==> flow/design.v <==
module aib_bert_chk #(
parameter [0:0] BERT_BUF_MODE_EN = 1   
)
(
input            clk,                   
input            rstn,                  
input            rx_rst_pulse,          
input            rx_start_pulse,        
input            seed_in_en,            
input      [1:0] rx_sft_nb,             
input      [7:0]   rx_bert_data_in,     
input      [2:0]   rx_ptrn_sel,         
output reg [127:0] rx_bert_data_ff,     
output reg         rbert_running_ff,    
output reg [15:0]  rbert_biterr_cnt_ff  
);
localparam [1:0] NBIT1 = 2'b00;  
localparam [1:0] NBIT2 = 2'b01;  
localparam [1:0] NBIT4 = 2'b10;  
localparam [1:0] NBIT8 = 2'b11;  
localparam [2:0] PRBS7   = 3'b000;  
localparam [2:0] PRBS15  = 3'b001;  
localparam [2:0] PRBS23  = 3'b010;  
localparam [2:0] PRBS31  = 3'b011;  
localparam [2:0] PTRN127 = 3'b100;  
localparam [2:0] PTRN128 = 3'b101;  
integer i;  
reg  [127:0] lfsr_buf_ff;       
reg  [127:0] seed_data_in;      
reg  [127:0] lfsr_buf_next;     
reg  [  7:0] bit_err;           
reg  [  3:0] rxbert_inc_val;    
reg          co2_nc;            
wire [15:0] rbert_biterr_cnt_in;  
wire [15:0] rbert_biterr_nxt;     
wire        co1_cnt;              
wire [7:0] lfsr7_sft1;  
wire [7:0] lfsr7_sft2;  
wire [7:0] lfsr7_sft3;  
wire [7:0] lfsr7_sft4;  
wire [7:0] lfsr7_sft5;  
wire [7:0] lfsr7_sft6;  
wire [7:0] lfsr7_sft7;  
wire [7:0] lfsr7_sft8;  
wire [14:0] lfsr15_sft1;  
wire [14:0] lfsr15_sft2;  
wire [14:0] lfsr15_sft3;  
wire [14:0] lfsr15_sft4;  
wire [14:0] lfsr15_sft5;  
wire [14:0] lfsr15_sft6;  
wire [14:0] lfsr15_sft7;  
wire [14:0] lfsr15_sft8;  
wire [22:0] lfsr23_sft1;  
wire [22:0] lfsr23_sft2;  
wire [22:0] lfsr23_sft3;  
wire [22:0] lfsr23_sft4;  
wire [22:0] lfsr23_sft5;  
wire [22:0] lfsr23_sft6;  
wire [22:0] lfsr23_sft7;  
wire [22:0] lfsr23_sft8;  
wire [30:0] lfsr31_sft1;  
wire [30:0] lfsr31_sft2;  
wire [30:0] lfsr31_sft3;  
wire [30:0] lfsr31_sft4;  
wire [30:0] lfsr31_sft5;  
wire [30:0] lfsr31_sft6;  
wire [30:0] lfsr31_sft7;  
wire [30:0] lfsr31_sft8;  
always @(posedge clk or negedge rstn)
  begin: rbert_running_register
    if(!rstn)  
      begin
        rbert_running_ff <= 1'h0;
      end
    else if(rx_rst_pulse)
      begin
        rbert_running_ff <= 1'h0;
      end
    else if(rx_start_pulse)
      begin
        rbert_running_ff <= 1'b1;
      end
  end  
always @(*)
  begin: seed_data_in_logic
    case(rx_sft_nb[1:0])
      NBIT1:  
        begin
          seed_data_in[127:0] = {rx_bert_data_in[0],
                                 lfsr_buf_ff[127:1]};
        end
      NBIT2:  
        begin
          seed_data_in[127:0] = {rx_bert_data_in[1:0],
                                 lfsr_buf_ff[127:2]};
        end
      NBIT4:  
        begin
          seed_data_in[127:0] = {rx_bert_data_in[3:0],
                                 lfsr_buf_ff[127:4]};
        end
      NBIT8:  
        begin
          seed_data_in[127:0] = {rx_bert_data_in[7:0],
                                 lfsr_buf_ff[127:8]};
        end
    endcase
  end  
assign lfsr7_sft1[7:0] = {(lfsr_buf_ff[121] ^ lfsr_buf_ff[122]),
                           lfsr_buf_ff[127:121]};
assign lfsr7_sft2[7:0] = {(lfsr7_sft1[1] ^ lfsr7_sft1[2]),lfsr7_sft1[7:1]};
assign lfsr7_sft3[7:0] = {(lfsr7_sft2[1] ^ lfsr7_sft2[2]),lfsr7_sft2[7:1]};
assign lfsr7_sft4[7:0] = {(lfsr7_sft3[1] ^ lfsr7_sft3[2]),lfsr7_sft3[7:1]};
assign lfsr7_sft5[7:0] = {(lfsr7_sft4[1] ^ lfsr7_sft4[2]),lfsr7_sft4[7:1]};
assign lfsr7_sft6[7:0] = {(lfsr7_sft5[1] ^ lfsr7_sft5[2]),lfsr7_sft5[7:1]};
assign lfsr7_sft7[7:0] = {(lfsr7_sft6[1] ^ lfsr7_sft6[2]),lfsr7_sft6[7:1]};
assign lfsr7_sft8[7:0] = {(lfsr7_sft7[1] ^ lfsr7_sft7[2]),lfsr7_sft7[7:1]};
assign lfsr15_sft1[14:0] = {(lfsr_buf_ff[113] ^ lfsr_buf_ff[114]),
                             lfsr_buf_ff[127:114]};
assign lfsr15_sft2[14:0] = {(lfsr15_sft1[0] ^ lfsr15_sft1[1]),lfsr15_sft1[14:1]};
assign lfsr15_sft3[14:0] = {(lfsr15_sft2[0] ^ lfsr15_sft2[1]),lfsr15_sft2[14:1]};
assign lfsr15_sft4[14:0] = {(lfsr15_sft3[0] ^ lfsr15_sft3[1]),lfsr15_sft3[14:1]};
assign lfsr15_sft5[14:0] = {(lfsr15_sft4[0] ^ lfsr15_sft4[1]),lfsr15_sft4[14:1]};
assign lfsr15_sft6[14:0] = {(lfsr15_sft5[0] ^ lfsr15_sft5[1]),lfsr15_sft5[14:1]};
assign lfsr15_sft7[14:0] = {(lfsr15_sft6[0] ^ lfsr15_sft6[1]),lfsr15_sft6[14:1]};
assign lfsr15_sft8[14:0] = {(lfsr15_sft7[0] ^ lfsr15_sft7[1]),lfsr15_sft7[14:1]};
assign lfsr23_sft1[22:0] = {(lfsr_buf_ff[105] ^ lfsr_buf_ff[110]),
                             lfsr_buf_ff[127:106]};
assign lfsr23_sft2[22:0] = {(lfsr23_sft1[0] ^ lfsr23_sft1[5]),lfsr23_sft1[22:1]};
assign lfsr23_sft3[22:0] = {(lfsr23_sft2[0] ^ lfsr23_sft2[5]),lfsr23_sft2[22:1]};
assign lfsr23_sft4[22:0] = {(lfsr23_sft3[0] ^ lfsr23_sft3[5]),lfsr23_sft3[22:1]};
assign lfsr23_sft5[22:0] = {(lfsr23_sft4[0] ^ lfsr23_sft4[5]),lfsr23_sft4[22:1]};
assign lfsr23_sft6[22:0] = {(lfsr23_sft5[0] ^ lfsr23_sft5[5]),lfsr23_sft5[22:1]};
assign lfsr23_sft7[22:0] = {(lfsr23_sft6[0] ^ lfsr23_sft6[5]),lfsr23_sft6[22:1]};
assign lfsr23_sft8[22:0] = {(lfsr23_sft7[0] ^ lfsr23_sft7[5]),lfsr23_sft7[22:1]};
assign lfsr31_sft1[30:0] = {(lfsr_buf_ff[97] ^ lfsr_buf_ff[100]),
                             lfsr_buf_ff[127:98]};
assign lfsr31_sft2[30:0] = {(lfsr31_sft1[0] ^ lfsr31_sft1[3]),lfsr31_sft1[30:1]};
assign lfsr31_sft3[30:0] = {(lfsr31_sft2[0] ^ lfsr31_sft2[3]),lfsr31_sft2[30:1]};
assign lfsr31_sft4[30:0] = {(lfsr31_sft3[0] ^ lfsr31_sft3[3]),lfsr31_sft3[30:1]};
assign lfsr31_sft5[30:0] = {(lfsr31_sft4[0] ^ lfsr31_sft4[3]),lfsr31_sft4[30:1]};
assign lfsr31_sft6[30:0] = {(lfsr31_sft5[0] ^ lfsr31_sft5[3]),lfsr31_sft5[30:1]};
assign lfsr31_sft7[30:0] = {(lfsr31_sft6[0] ^ lfsr31_sft6[3]),lfsr31_sft6[30:1]};
assign lfsr31_sft8[30:0] = {(lfsr31_sft7[0] ^ lfsr31_sft7[3]),lfsr31_sft7[30:1]};
always @(*)
  begin: lfsr_buf_next_logic
    lfsr_buf_next[127:0] = lfsr_buf_ff[127:0];
    case(rx_ptrn_sel[2:0])
      PRBS7:  
        begin
          case(rx_sft_nb[1:0])
            NBIT1:  
              begin
                lfsr_buf_next[127:120] = lfsr7_sft1[7:0];
              end
            NBIT2:  
              begin
                lfsr_buf_next[127:120] = lfsr7_sft2[7:0];
              end
            NBIT4:  
              begin
                lfsr_buf_next[127:120] = lfsr7_sft4[7:0];
              end
            NBIT8:  
              begin
                lfsr_buf_next[127:120] = lfsr7_sft8[7:0];
              end
          endcase
        end
      PRBS15:  
        begin
          case(rx_sft_nb[1:0])
            NBIT1:  
              begin
                lfsr_buf_next[127:113] = lfsr15_sft1[14:0];
              end
            NBIT2:  
              begin
                lfsr_buf_next[127:113] = lfsr15_sft2[14:0];
              end
            NBIT4:  
              begin
                lfsr_buf_next[127:113] = lfsr15_sft4[14:0];
              end
            NBIT8:  
              begin
                lfsr_buf_next[127:113] = lfsr15_sft8[14:0];
              end
          endcase
        end
      PRBS23:  
        begin
          case(rx_sft_nb[1:0])
            NBIT1:  
              begin
                lfsr_buf_next[127:105] = lfsr23_sft1[22:0];
              end
            NBIT2:  
              begin
                lfsr_buf_next[127:105] = lfsr23_sft2[22:0];
              end
            NBIT4:  
              begin
                lfsr_buf_next[127:105] = lfsr23_sft4[22:0];
              end
            NBIT8:  
              begin
                lfsr_buf_next[127:105] = lfsr23_sft8[22:0];
              end
          endcase
        end 
      PRBS31:   
        begin
          case(rx_sft_nb[1:0])
            NBIT1:  
              begin
                lfsr_buf_next[127:97] = lfsr31_sft1[30:0];
              end
            NBIT2:  
              begin
                lfsr_buf_next[127:97] = lfsr31_sft2[30:0];
              end
            NBIT4:  
              begin
                lfsr_buf_next[127:97] = lfsr31_sft4[30:0];
              end
            NBIT8:  
              begin
                lfsr_buf_next[127:97] = lfsr31_sft8[30:0];
              end
          endcase
        end
      PTRN127:  
        begin
          case(rx_sft_nb[1:0])
            NBIT1:  
              begin
                lfsr_buf_next[127:1] = { lfsr_buf_ff[1],
                                         lfsr_buf_ff[127:2]  };
              end
            NBIT2:  
              begin
                lfsr_buf_next[127:1] = { lfsr_buf_ff[2:1],
                                         lfsr_buf_ff[127:3] };
              end
            NBIT4:  
              begin
                lfsr_buf_next[127:1] = { lfsr_buf_ff[4:1],
                                         lfsr_buf_ff[127:5] };
              end
            NBIT8:  
              begin
                lfsr_buf_next[127:1] = { lfsr_buf_ff[8:1],
                                         lfsr_buf_ff[127:9] };
              end
          endcase
        end
      PTRN128:  
        begin
          case(rx_sft_nb[1:0])
            NBIT1:  
              begin
                lfsr_buf_next[127:0] = { lfsr_buf_ff[0],
                                         lfsr_buf_ff[127:1]  };
              end
            NBIT2:  
              begin
                lfsr_buf_next[127:0] = { lfsr_buf_ff[1:0],
                                         lfsr_buf_ff[127:2] };
              end
            NBIT4:  
              begin
                lfsr_buf_next[127:0] = { lfsr_buf_ff[3:0],
                                         lfsr_buf_ff[127:4] };
              end
            NBIT8:  
              begin
                lfsr_buf_next[127:0] = { lfsr_buf_ff[7:0],
                                         lfsr_buf_ff[127:8] };
              end
          endcase
        end
      default:  
        begin
          lfsr_buf_next[127:0] = lfsr_buf_ff[127:0];
        end
    endcase
  end  
always @(posedge clk or negedge rstn)
  begin: lfsr_buf_register
    if(!rstn)  
      begin
        lfsr_buf_ff[127:0] <= 128'h0000_0000_0000_0000_0000_0000_0000_0000;
      end
    else if(rx_rst_pulse)
      begin
        lfsr_buf_ff[127:0] <= 128'h0000_0000_0000_0000_0000_0000_0000_0000;
      end
    else if(rbert_running_ff  | rx_start_pulse)
      begin
        lfsr_buf_ff[127:0] <= lfsr_buf_next[127:0] &
                              {31'h7fff_ffff,{97{BERT_BUF_MODE_EN}}};
      end
    else if(seed_in_en)
      begin
        lfsr_buf_ff[127:0] <= seed_data_in[127:0] &
                              {31'h7fff_ffff,{97{BERT_BUF_MODE_EN}}};
      end
  end  
always @(posedge clk or negedge rstn)
  begin: rx_bert_data_register
    if(!rstn)  
      begin
        rx_bert_data_ff[127:0] <= 128'h0000_0000_0000_0000_0000_0000_0000_0000;
      end
    else if(rx_rst_pulse)
      begin
        rx_bert_data_ff[127:0] <= 128'h0000_0000_0000_0000_0000_0000_0000_0000;
      end
    else if(rbert_running_ff  | rx_start_pulse)
      begin
        rx_bert_data_ff[127:0] <= seed_data_in[127:0];
      end
  end  
always @(*)
  begin: bit_err_logic
    bit_err[7:0]     = 8'b00;
    case(rx_sft_nb[1:0])
      NBIT1:  
        begin
          if(rbert_running_ff)
            bit_err[0] = lfsr_buf_ff[127] ^ rx_bert_data_ff[127];
        end
      NBIT2:  
        begin
          if(rbert_running_ff)
            bit_err[1:0] = lfsr_buf_ff[127:126] ^ rx_bert_data_ff[127:126];
        end
      NBIT4:  
        begin
          if(rbert_running_ff)
            bit_err[3:0] = lfsr_buf_ff[127:124] ^ rx_bert_data_ff[127:124];
        end
      NBIT8:  
        begin
          if(rbert_running_ff)
            bit_err[7:0] = lfsr_buf_ff[127:120] ^ rx_bert_data_ff[127:120];
        end
    endcase
  end  
always @(*)
  begin: rxbert_inc_val_logic
    rxbert_inc_val[3:0] = 4'h0;
    for(i=0;i<8;i=i+1)
      begin
        rxbert_inc_val[3:0] = rxbert_inc_val[3:0] + {3'h0,bit_err[i]};
      end
  end  
assign {co1_cnt,rbert_biterr_nxt[15:0]}  = rbert_biterr_cnt_ff[15:0] +
                                          {12'h0,rxbert_inc_val[3:0]};
assign rbert_biterr_cnt_in[15:0] = co1_cnt ? 16'hffff : rbert_biterr_nxt[15:0];
always @(posedge clk or negedge rstn)
  begin: rbert_biterr_cnt_register
    if(!rstn)  
      begin
        rbert_biterr_cnt_ff[15:0] <= {16{1'b0}};
      end
    else if(rx_rst_pulse)
      begin
        rbert_biterr_cnt_ff[15:0] <= {16{1'b0}};
      end
    else if(rbert_running_ff)
      begin
        rbert_biterr_cnt_ff[15:0] <= rbert_biterr_cnt_in[15:0];
      end
  end  
endmodule  
module aib_rx_bert #(
parameter [0:0] BERT_BUF_MODE_EN = 1   
)
(
input         clk,               
input         rstn,              
input [  3:0] rx_rst_pulse,      
input [  3:0] rx_start_pulse,    
input [  3:0] seed_in_en,        
input [  5:0] chk3_lane_sel_ff,  
input [  5:0] chk2_lane_sel_ff,  
input [  5:0] chk1_lane_sel_ff,  
input [  5:0] chk0_lane_sel_ff,  
input [  2:0] chk3_ptrn_sel_ff,  
input [  2:0] chk2_ptrn_sel_ff,  
input [  2:0] chk1_ptrn_sel_ff,  
input [  2:0] chk0_ptrn_sel_ff,  
input [319:0] rx_bert_data_i,    
input         sdr_mode,          
input   [1:0] r_fifo_mode,       
input         m_gen2_mode,       
output reg [ 48:0] rbert_bit_cnt_ff,  
output     [ 15:0] biterr_cnt_chk3,   
output     [ 15:0] biterr_cnt_chk2,   
output     [ 15:0] biterr_cnt_chk1,   
output     [ 15:0] biterr_cnt_chk0,   
output     [127:0] rx_bert3_data,     
output     [127:0] rx_bert2_data,     
output     [127:0] rx_bert1_data,     
output     [127:0] rx_bert0_data,     
output     [  3:0] rbert_running_ff   
);
localparam   FIFO_1X   = 2'b00;        
localparam   FIFO_2X   = 2'b01;        
localparam   FIFO_4X   = 2'b10;        
localparam [1:0] NBIT1 = 2'b00;  
localparam [1:0] NBIT2 = 2'b01;  
localparam [1:0] NBIT4 = 2'b10;  
localparam [1:0] NBIT8 = 2'b11;  
integer i;  
reg [39:0][7:0] rx_bert_lanes;    
reg [ 1:0] rx_sft_nb;             
reg [ 7:0] rx_bert_data_chk0_ff;   
reg [ 7:0] rx_bert_data_chk1_ff;   
reg [ 7:0] rx_bert_data_chk2_ff;   
reg [ 7:0] rx_bert_data_chk3_ff;   
reg [48:0] rbert_bit_cnt_in;
reg        co1_nc;
wire [7:0] rx_bert_data_chk0;    
wire [7:0] rx_bert_data_chk1;    
wire [7:0] rx_bert_data_chk2;    
wire [7:0] rx_bert_data_chk3;    
always @(*)
  begin: rx_sft_nb_logic
    case(r_fifo_mode)
      FIFO_1X:  
        begin
          if(sdr_mode)
            rx_sft_nb[1:0] = 2'b00;  
          else
            rx_sft_nb[1:0] = 2'b01;  
        end
      FIFO_2X:  
        begin
          if(sdr_mode)
            rx_sft_nb[1:0] = 2'b01;  
          else
            rx_sft_nb[1:0] = 2'b10;  
        end
      FIFO_4X:  
        begin
          if(sdr_mode)
            rx_sft_nb[1:0] = 2'b10;  
          else
            rx_sft_nb[1:0] = 2'b11;  
        end
      default:  
        begin
          if(sdr_mode)
            rx_sft_nb[1:0] = 2'b00;  
          else
            rx_sft_nb[1:0] = 2'b01;  
        end
    endcase
  end  
always @(*)
  begin: rx_bert_lanes_logic
    if(m_gen2_mode)  
      begin: rx_bert_lanes_gen2
        for(i=0;i<40;i=i+1)
          begin
            rx_bert_lanes[i] = { rx_bert_data_i[(2*i)+241],
                                 rx_bert_data_i[(2*i)+240],
                                 rx_bert_data_i[(2*i)+161],
                                 rx_bert_data_i[(2*i)+160],
                                 rx_bert_data_i[(2*i)+81],
                                 rx_bert_data_i[(2*i)+80],
                                 rx_bert_data_i[(2*i)+1],
                                 rx_bert_data_i[2*i] };
          end
      end  
    else  
      begin: rx_bert_lanes_gen1
        for(i=0;i<20;i=i+1)
          begin
            if(sdr_mode)  
              begin
                rx_bert_lanes[i] = { rx_bert_data_i[(2*i)+241],  
                                     rx_bert_data_i[(2*i)+240],  
                                     rx_bert_data_i[(2*i)+161],  
                                     rx_bert_data_i[(2*i)+160],  
                                     rx_bert_data_i[(2*i)+81],   
                                     rx_bert_data_i[(2*i)+80],   
                                     rx_bert_data_i[(2*i)+40],
                                     rx_bert_data_i[2*i] };
              end  
            else  
              begin
                rx_bert_lanes[i] = { rx_bert_data_i[(2*i)+241],  
                                     rx_bert_data_i[(2*i)+240],  
                                     rx_bert_data_i[(2*i)+161],  
                                     rx_bert_data_i[(2*i)+160],  
                                     rx_bert_data_i[(2*i)+41],
                                     rx_bert_data_i[(2*i)+40],
                                     rx_bert_data_i[(2*i)+1],
                                     rx_bert_data_i[2*i] };
              end  
          end
        for(i=20;i<40;i=i+1)
          begin
            rx_bert_lanes[i] = { rx_bert_data_i[(2*i)+241],  
                                 rx_bert_data_i[(2*i)+240],  
                                 rx_bert_data_i[(2*i)+161],  
                                 rx_bert_data_i[(2*i)+160],  
                                 rx_bert_data_i[(2*i)+81],   
                                 rx_bert_data_i[(2*i)+80],   
                                 rx_bert_data_i[(2*i)+1],    
                                 rx_bert_data_i[2*i] };      
          end
      end  
  end  
assign rx_bert_data_chk0[7:0] = (chk0_lane_sel_ff[5:0] < 6'd40)      ?
                                 rx_bert_lanes[chk0_lane_sel_ff[5:0] ] :
                                 8'h00;
assign rx_bert_data_chk1[7:0] = (chk1_lane_sel_ff[5:0] < 6'd40)      ?
                                 rx_bert_lanes[chk1_lane_sel_ff[5:0]] :
                                 8'h00;
assign rx_bert_data_chk2[7:0] = (chk2_lane_sel_ff[5:0] < 6'd40)      ?
                                 rx_bert_lanes[chk2_lane_sel_ff[5:0]] :
                                 8'h00;
assign rx_bert_data_chk3[7:0] = (chk3_lane_sel_ff[5:0] < 6'd40)      ?
                                 rx_bert_lanes[chk3_lane_sel_ff[5:0]] :
                                 8'h00;
always @(posedge clk or negedge rstn)
  begin: rx_bert_data_register
    if(!rstn)
      begin
        rx_bert_data_chk0_ff[7:0] <= 8'h0;
        rx_bert_data_chk1_ff[7:0] <= 8'h0;
        rx_bert_data_chk2_ff[7:0] <= 8'h0;
        rx_bert_data_chk3_ff[7:0] <= 8'h0;
      end
    else
      begin
        rx_bert_data_chk0_ff[7:0] <= rx_bert_data_chk0[7:0];
        rx_bert_data_chk1_ff[7:0] <= rx_bert_data_chk1[7:0];
        rx_bert_data_chk2_ff[7:0] <= rx_bert_data_chk2[7:0];
        rx_bert_data_chk3_ff[7:0] <= rx_bert_data_chk3[7:0];
      end
  end  
always @(*)
  begin: rbert_bit_cnt_in_logic
    case(rx_sft_nb[1:0])
      NBIT1:  
        begin
          {co1_nc,rbert_bit_cnt_in[48:0]} = rbert_bit_cnt_ff[48:0] + 49'd1;
        end
      NBIT2:  
        begin
          {co1_nc,rbert_bit_cnt_in[48:0]} = rbert_bit_cnt_ff[48:0] + 49'd2;
        end
      NBIT4:  
        begin
          {co1_nc,rbert_bit_cnt_in[48:0]} = rbert_bit_cnt_ff[48:0] + 49'd4;
        end
      NBIT8:  
        begin
          {co1_nc,rbert_bit_cnt_in[48:0]} = rbert_bit_cnt_ff[48:0] + 49'd8;
        end
    endcase
  end  
always @(posedge clk or negedge rstn)
  begin: rbert_bit_cnt_register
    if(!rstn)  
      begin
        rbert_bit_cnt_ff[48:0] <= {49{1'b0}};
      end
    else if(rx_rst_pulse[3:0] != 4'h0)
      begin
        rbert_bit_cnt_ff[48:0] <= {49{1'b0}};
      end
    else if(rbert_running_ff[3:0] != 4'h0)
      begin
        rbert_bit_cnt_ff[48:0] <= rbert_bit_cnt_in[48:0];
      end
  end  
aib_bert_chk #(.BERT_BUF_MODE_EN (BERT_BUF_MODE_EN))
aib_bert_chk0(
.clk             (clk),            
.rstn            (rstn),           
.rx_rst_pulse    (rx_rst_pulse[0]),   
.rx_start_pulse  (rx_start_pulse[0]), 
.seed_in_en      (seed_in_en[0]),     
.rx_sft_nb       (rx_sft_nb[1:0]), 
.rx_bert_data_in (rx_bert_data_chk0_ff[7:0]),  
.rx_ptrn_sel     (chk0_ptrn_sel_ff[2:0]),      
.rx_bert_data_ff     (rx_bert0_data[127:0]), 
.rbert_running_ff    (rbert_running_ff[0]),     
.rbert_biterr_cnt_ff (biterr_cnt_chk0[15:0])
);
aib_bert_chk #(.BERT_BUF_MODE_EN (BERT_BUF_MODE_EN))
aib_bert_chk1(
.clk             (clk),            
.rstn            (rstn),           
.rx_rst_pulse    (rx_rst_pulse[1]),   
.rx_start_pulse  (rx_start_pulse[1]), 
.seed_in_en      (seed_in_en[1]),     
.rx_sft_nb       (rx_sft_nb[1:0]), 
.rx_bert_data_in (rx_bert_data_chk1_ff[7:0]),  
.rx_ptrn_sel     (chk1_ptrn_sel_ff[2:0]),      
.rx_bert_data_ff     (rx_bert1_data[127:0]), 
.rbert_running_ff    (rbert_running_ff[1]),     
.rbert_biterr_cnt_ff (biterr_cnt_chk1[15:0])
);
aib_bert_chk #(.BERT_BUF_MODE_EN (BERT_BUF_MODE_EN))
aib_bert_chk2(
.clk             (clk),            
.rstn            (rstn),           
.rx_rst_pulse    (rx_rst_pulse[2]),   
.rx_start_pulse  (rx_start_pulse[2]), 
.seed_in_en      (seed_in_en[2]),     
.rx_sft_nb       (rx_sft_nb[1:0]), 
.rx_bert_data_in (rx_bert_data_chk2_ff[7:0]),  
.rx_ptrn_sel     (chk2_ptrn_sel_ff[2:0]),      
.rx_bert_data_ff     (rx_bert2_data[127:0]), 
.rbert_running_ff    (rbert_running_ff[2]),     
.rbert_biterr_cnt_ff (biterr_cnt_chk2[15:0])
);
aib_bert_chk #(.BERT_BUF_MODE_EN (BERT_BUF_MODE_EN))
aib_bert_chk3(
.clk             (clk),            
.rstn            (rstn),           
.rx_rst_pulse    (rx_rst_pulse[3]),   
.rx_start_pulse  (rx_start_pulse[3]), 
.seed_in_en      (seed_in_en[3]),     
.rx_sft_nb       (rx_sft_nb[1:0]), 
.rx_bert_data_in (rx_bert_data_chk3_ff[7:0]),  
.rx_ptrn_sel     (chk3_ptrn_sel_ff[2:0]),      
.rx_bert_data_ff     (rx_bert3_data[127:0]), 
.rbert_running_ff    (rbert_running_ff[3]),     
.rbert_biterr_cnt_ff (biterr_cnt_chk3[15:0])
);
endmodule  
Reports on aib_rx_bert
Tool output for the design above, in the order of the flow.
Line numbers count from 1 in the design file above.
Cell names lack the library's common part.
{ "inputs": {"top_module": "aib_rx_bert", "clock_port": "clk", "library": "sky130hd", "corner": "tt_025C_1v80"} }

Word level
Source: Yosys, flattened and elaborated, memories not mapped. Widths are those after wreduce. Registers that Yosys merges into a memory's read port (data or address) are not register bits. Print and check cells do not count.
{ "word_totals": {"regBits": 1173, "input_bits": 374, "word_cells": 507, "out_inout_bits": 629} }
{ "classes": {"shifts": 4, "muxes": 175, "n_reduce_logical": 50, "n_eq": 49, "compare": 4, "n_addsub": 36, "n_logic": 148} }
{ "op_table": {"columns": ["op", "n"], "rows": [
  ["128-bit case mux with 4-bit select", 8],
  ["128-bit two-way mux", 20],
  ["127-bit case mux with 4-bit select", 4],
  ["320-bit by 10-bit variable part select with 8-bit output", 4],
  ["96-bit case mux with 2-bit select", 4],
  ["31-bit case mux with 4-bit select", 4],
  ["23-bit case mux with 4-bit select", 4],
  ["8-bit case mux with 4-bit select", 8],
  ["15-bit case mux with 4-bit select", 4],
  ["49-bit case mux with 4-bit select", 1],
  ["16-bit two-way mux", 12],
  ["8-bit case mux with 6-bit select", 4],
  ["4-bit two-way mux", 44],
  ["7-bit case mux with 5-bit select", 4],
  ["1-bit XOR", 132],
  ["49-bit two-way mux", 2],
  ["4-bit by 1-bit adder with 4-bit output", 24],
  ["8-bit case mux with 3-bit select", 4],
  ["16-bit by 4-bit adder with 17-bit output", 4],
  ["8-bit two-way mux", 8],
  ["49-bit by 1-bit adder with 49-bit output with constant B", 1],
  ["49-bit by 2-bit adder with 49-bit output with constant B", 1],
  ["49-bit by 3-bit adder with 49-bit output with constant B", 1],
  ["49-bit by 4-bit adder with 49-bit output with constant B", 1],
  ["2-bit AND reduction", 24],
  ["8-bit != test with constant B", 4],
  ["8-bit XOR", 4],
  ["4-bit case mux with 2-bit select", 4]
]} }
Other operator kinds: 27; their cells: 127.

Longest topological paths
Longest topological path by Yosys (ltp), each cell counted once; first at word level (registers and memories cut), then after technology mapping (sequential cells cut; the memories' decode and read muxes count).
{ "logic_depth": {"ltp_word": 15, "abc_area": 0, "ltp_mapped": 30, "ltp_nobuf": 25} }

Synthesis result
The flow's flattened synthesis, as Yosys stat reports it; memories are mapped. The netlist is that of the ABC_AREA named above (0 if unset); the other value can give another one.
{ "mapped": {"flip_flops": 1173, "cells": 7503, "buffers": 803, "synth_area_um2": 78200.0, "seq_area_um2": 29353.2} }
{ "by_type": {"columns": ["cell", "n", "area_total_um2"], "rows": [
  ["dfrtp_1", 1173, 2.94E+04],
  ["mux2_2", 794, 8.94E+03],
  ["mux4_2", 375, 8445.6],
  ["mux2i_1", 533, 5.34E+03],
  ["a211oi_1", 456, 3.42E+03],
  ["o22ai_1", 487, 3.05E+03],
  ["nand2_1", 776, 2.91E+03],
  ["clkbuf_1", 507, 1.9E+03],
  ["nor2_1", 343, 1.29E+03],
  ["o21ai_0", 229, 1.15E+03],
  ["a21oi_1", 212, 1.06E+03],
  ["xnor2_1", 107, 937.149],
  ["buf_2", 176, 880.845],
  ["xor2_1", 88, 770.739],
  ["nor3_1", 105, 525.504],
  ["nand3_1", 95, 475.456],
  ["a31oi_1", 73, 456.688],
  ["ha_1", 34, 425.408]
]} }
Other cell types: 79; their cells: 940.
The figures by module come from a second, unflattened synthesis with its own total; it is not the netlist above.
{ "unflattened": {"hier_cells": 8012, "hier_area_um2": 79945.4} }
Each row is one instance without its submodules.
{ "modules": {"columns": ["module", "area_um2", "n_inst", "mod_seq_area_um2", "cells"], "rows": [
  ["aib_bert_chk #(BERT_BUF_MODE_EN=1)", 15792.6, 4, 6831.6, 1619],
  ["aib_rx_bert", 16774.8, 1, 2026.9, 1536]
]} }

Timing after synthesis
Source: OpenSTA report_checks on the synthesized netlist (no wires, ideal clock, input and output delay 20% of the period each), path of least setup slack; recovery checks are left aside. Register names are those of the netlist, which keeps one name where synthesis merged equal registers.
{ "synth_path": {"path_kind": "input to register", "from": "input port r_fifo_mode[0]", "to": "register aib_bert_chk2.rbert_biterr_cnt_ff[9]", "delay_ns": 6.189, "path_buffers": 6, "clock_period_ns": 7.5, "driving_pins": 29, "t_arrival_ns": 7.595, "launch_ns": 1.500, "setup_slack_ns": -0.189, "in_delay_ns": 1.500, "required_time_ns": 7.406, "setup_time_ns": 0.094, "period_less_setup_slack_ns": 7.689} }
"delay_ns" is the arrival time less input delay plus setup time.
"driving_pins" counts driving pins, that of a launching flip-flop among them; a cell with two outputs on the path counts twice.
"period_less_setup_slack_ns" = period - worst setup slack (recovery checks aside). The figure is calculated, with input and output delays left at 20% of the set period.
The rows between start and end are the longest chain of elaborated cells between them; the timing report does not say that the signal goes this way. Where chains are equally long, one stands for them.
A line is the first line of the expression or statement that the cell stems from. Yosys adds cells for indexed reads and writes and turns some case tables into memories.
At most two assigning lines are given for a register; there are more.
{ "synth_via": {"cell_sequence": "inv_1 ha_1 buf_2 inv_1 o21a_1 buf_2 buf_2 clkbuf_1 buf_2 a21oi_1 a221oi_1 nor2_1 ha_1 inv_1 fa_1 inv_1 fa_1 fa_1 inv_1 fa_1 fa_1 inv_1 a21oi_1 o21bai_1 or3b_2 clkbuf_1 o31ai_1 a21oi_1 a211oi_1", "elab_chain_len": 15, "cells_between": 24, "cone_classes": "8 x add/sub; 5 x eq/ne; 8 x mux; 3 x reduce/logical"} }
{ "synth_rtl": {"columns": ["element", "line", "source"], "rows": [
  ["start, declared", 397, "input   [1:0] r_fifo_mode,"],
  ["2-bit equality test", 432, "case(r_fifo_mode)"],
  ["2-bit case mux with 2-bit select", 432, null],
  ["2-bit equality test", 328, "case(rx_sft_nb[1:0])"],
  ["1-bit case mux with 4-bit select", 328, null],
  ["1-bit by 1-bit adder with 2-bit output", 356, "rxbert_inc_val[3:0] = rxbert_inc_val[3:0] + {3'h0,bit_err[i]};"],
  ["4-bit by 1-bit adder with 4-bit output (6 in a row)", 356, null],
  ["16-bit by 4-bit adder with 17-bit output", 359, "assign {co1_cnt,rbert_biterr_nxt[15:0]}  = rbert_biterr_cnt_ff[15:0] +"],
  ["16-bit two-way mux", 361, "assign rbert_biterr_cnt_in[15:0] = co1_cnt ? 16'hffff : rbert_biterr_nxt[15:0];"],
  ["16-bit two-way mux", 372, "else if(rbert_running_ff)"],
  ["16-bit two-way mux", 368, "else if(rx_rst_pulse)"],
  ["end, assigned", 366, "rbert_biterr_cnt_ff[15:0] <= {16{1'b0}};"],
  ["end, assigned", 374, "rbert_biterr_cnt_ff[15:0] <= rbert_biterr_cnt_in[15:0];"],
  ["end, declared", 15, "output reg [15:0]  rbert_biterr_cnt_ff"]
]} }

Worst path after layout
From the final timing report of flow run A: the path of least setup slack in the routed layout; clock arrival at registers is part of the times.
{ "layout_path": {"path_kind": "input to register", "from": "input port r_fifo_mode[0]", "to": "register aib_bert_chk3.rbert_biterr_cnt_ff[10]", "in_delay_ns": 1.50, "path_buffers": 3, "t_arrival_ns": 7.58, "launch_ns": 1.50, "setup_time_ns": 0.11, "driving_pins": 24, "setup_slack_ns": 0.60, "clock_period_ns": 7.5, "required_time_ns": 8.18} }
The rows between start and end are the longest chain of elaborated cells between them; the timing report does not say that the signal goes this way. Where chains are equally long, one stands for them.
At most two assigning lines are given for a register; there are more.
{ "layout_via": {"cell_sequence": "clkdlybuf4s50_1 inv_1 ha_2 buf_4 nor2b_1 o21ai_4 o22ai_1 a211oi_1 a211oi_1 ha_1 inv_1 fa_1 inv_1 fa_1 fa_1 inv_1 fa_1 fa_1 nor2b_1 o21ai_0 a21boi_0 nand3_1 buf_4 a311oi_1", "elab_chain_len": 15, "cells_between": 24, "cone_classes": "8 x add/sub; 5 x eq/ne; 8 x mux; 3 x reduce/logical"} }
{ "layout_rtl": {"columns": ["element", "line", "source"], "rows": [
  ["start, declared", 397, "input   [1:0] r_fifo_mode,"],
  ["2-bit equality test", 432, "case(r_fifo_mode)"],
  ["2-bit case mux with 2-bit select", 432, null],
  ["2-bit equality test", 328, "case(rx_sft_nb[1:0])"],
  ["1-bit case mux with 4-bit select", 328, null],
  ["1-bit by 1-bit adder with 2-bit output", 356, "rxbert_inc_val[3:0] = rxbert_inc_val[3:0] + {3'h0,bit_err[i]};"],
  ["4-bit by 1-bit adder with 4-bit output (6 in a row)", 356, null],
  ["16-bit by 4-bit adder with 17-bit output", 359, "assign {co1_cnt,rbert_biterr_nxt[15:0]}  = rbert_biterr_cnt_ff[15:0] +"],
  ["16-bit two-way mux", 361, "assign rbert_biterr_cnt_in[15:0] = co1_cnt ? 16'hffff : rbert_biterr_nxt[15:0];"],
  ["16-bit two-way mux", 372, "else if(rbert_running_ff)"],
  ["16-bit two-way mux", 368, "else if(rx_rst_pulse)"],
  ["end, assigned", 366, "rbert_biterr_cnt_ff[15:0] <= {16{1'b0}};"],
  ["end, assigned", 374, "rbert_biterr_cnt_ff[15:0] <= rbert_biterr_cnt_in[15:0];"],
  ["end, declared", 15, "output reg [15:0]  rbert_biterr_cnt_ff"]
]} }

--- measured runs ---
Measured data: module aib_rx_bert, platform sky130hd, 3 stored runs of the flow under differing settings, order arbitrary. Input and output delays are each 20% of the period that was set; the output load is 0.01 pF.
By "clock_period_reached_ns" is meant the clock period of the run minus its worst setup slack. This is arithmetic on one report: input and output delays are still those of the set period (20% each).
"worst_path_time_ns" means the part of the period allowed to the worst setup path (the constraints hold back 20% at inputs and 20% at outputs) less its slack; where the path has registers, the arrival times of their clocks count too.
By "final_power_uw" is meant OpenSTA's value without simulated activity: inputs other than the clock are taken to toggle once in ten clock periods, and the tool carries that through the logic.
[
  {
    "run": "flow run A",
    "settings": { "period_ns": 7.5, "CAP_MARGIN": 20, "CORE_MARGIN": 2, "CORE_UTILIZATION": 40, "SLEW_MARGIN": 20 },
    "results": { "worst_path_time_ns": 5.40, "worstPathKind": "input to register", "fin_tns_ns": 0.000, "final_die_area_um2": 199054.0, "timing.setup.ws_ns": 0.603, "final_stdcell_area_um2": 94712.1, "final_power_uw": 21856, "clock_period_reached_ns": 6.897, "fin_hold_ws_ns": 0.464, "post_synth_area_um2": 78200.0 }
  },
  {
    "run": "flow run B",
    "settings": { "ABC_AREA": 1, "CELL_PAD_IN_SITES_DETAIL_PLACEMENT": 2, "CELL_PAD_IN_SITES_GLOBAL_PLACEMENT": 0, "CORE_MARGIN": 4, "CORE_UTILIZATION": 49, "CTS_CLUSTER_SIZE": 50, "GPL_ROUTABILITY_DRIVEN": 0, "MAX_ROUTING_LAYER": "met5", "PLACE_DENSITY_LB_ADDON": 0.22, "SETUP_SLACK_MARGIN": 1.41, "SLEW_MARGIN": 40, "TNS_END_PERCENT": 60, "period_ns": 11.0, "CAP_MARGIN": 20 },
    "outcome": "no results, placement failed with DPL-0033"
  },
  {
    "run": "flow run C",
    "settings": { "CAP_MARGIN": 15, "CELL_PAD_IN_SITES_GLOBAL_PLACEMENT": 3, "CORE_MARGIN": 6, "CORE_UTILIZATION": 15, "CTS_CLUSTER_SIZE": 30, "PLACE_DENSITY_LB_ADDON": 0.22, "SETUP_SLACK_MARGIN": 0.67, "SLEW_MARGIN": 15, "TNS_END_PERCENT": 25, "period_ns": 10.1 },
    "results": { "worst_path_time_ns": 6.39, "worstPathKind": "input to register", "fin_tns_ns": 0.000, "final_die_area_um2": 538807.0, "timing.setup.ws_ns": 1.693, "final_stdcell_area_um2": 101226.0, "final_power_uw": 18114, "clock_period_reached_ns": 8.407, "fin_hold_ws_ns": 0.461, "post_synth_area_um2": 78200.0 }
  }
]
--- end ---
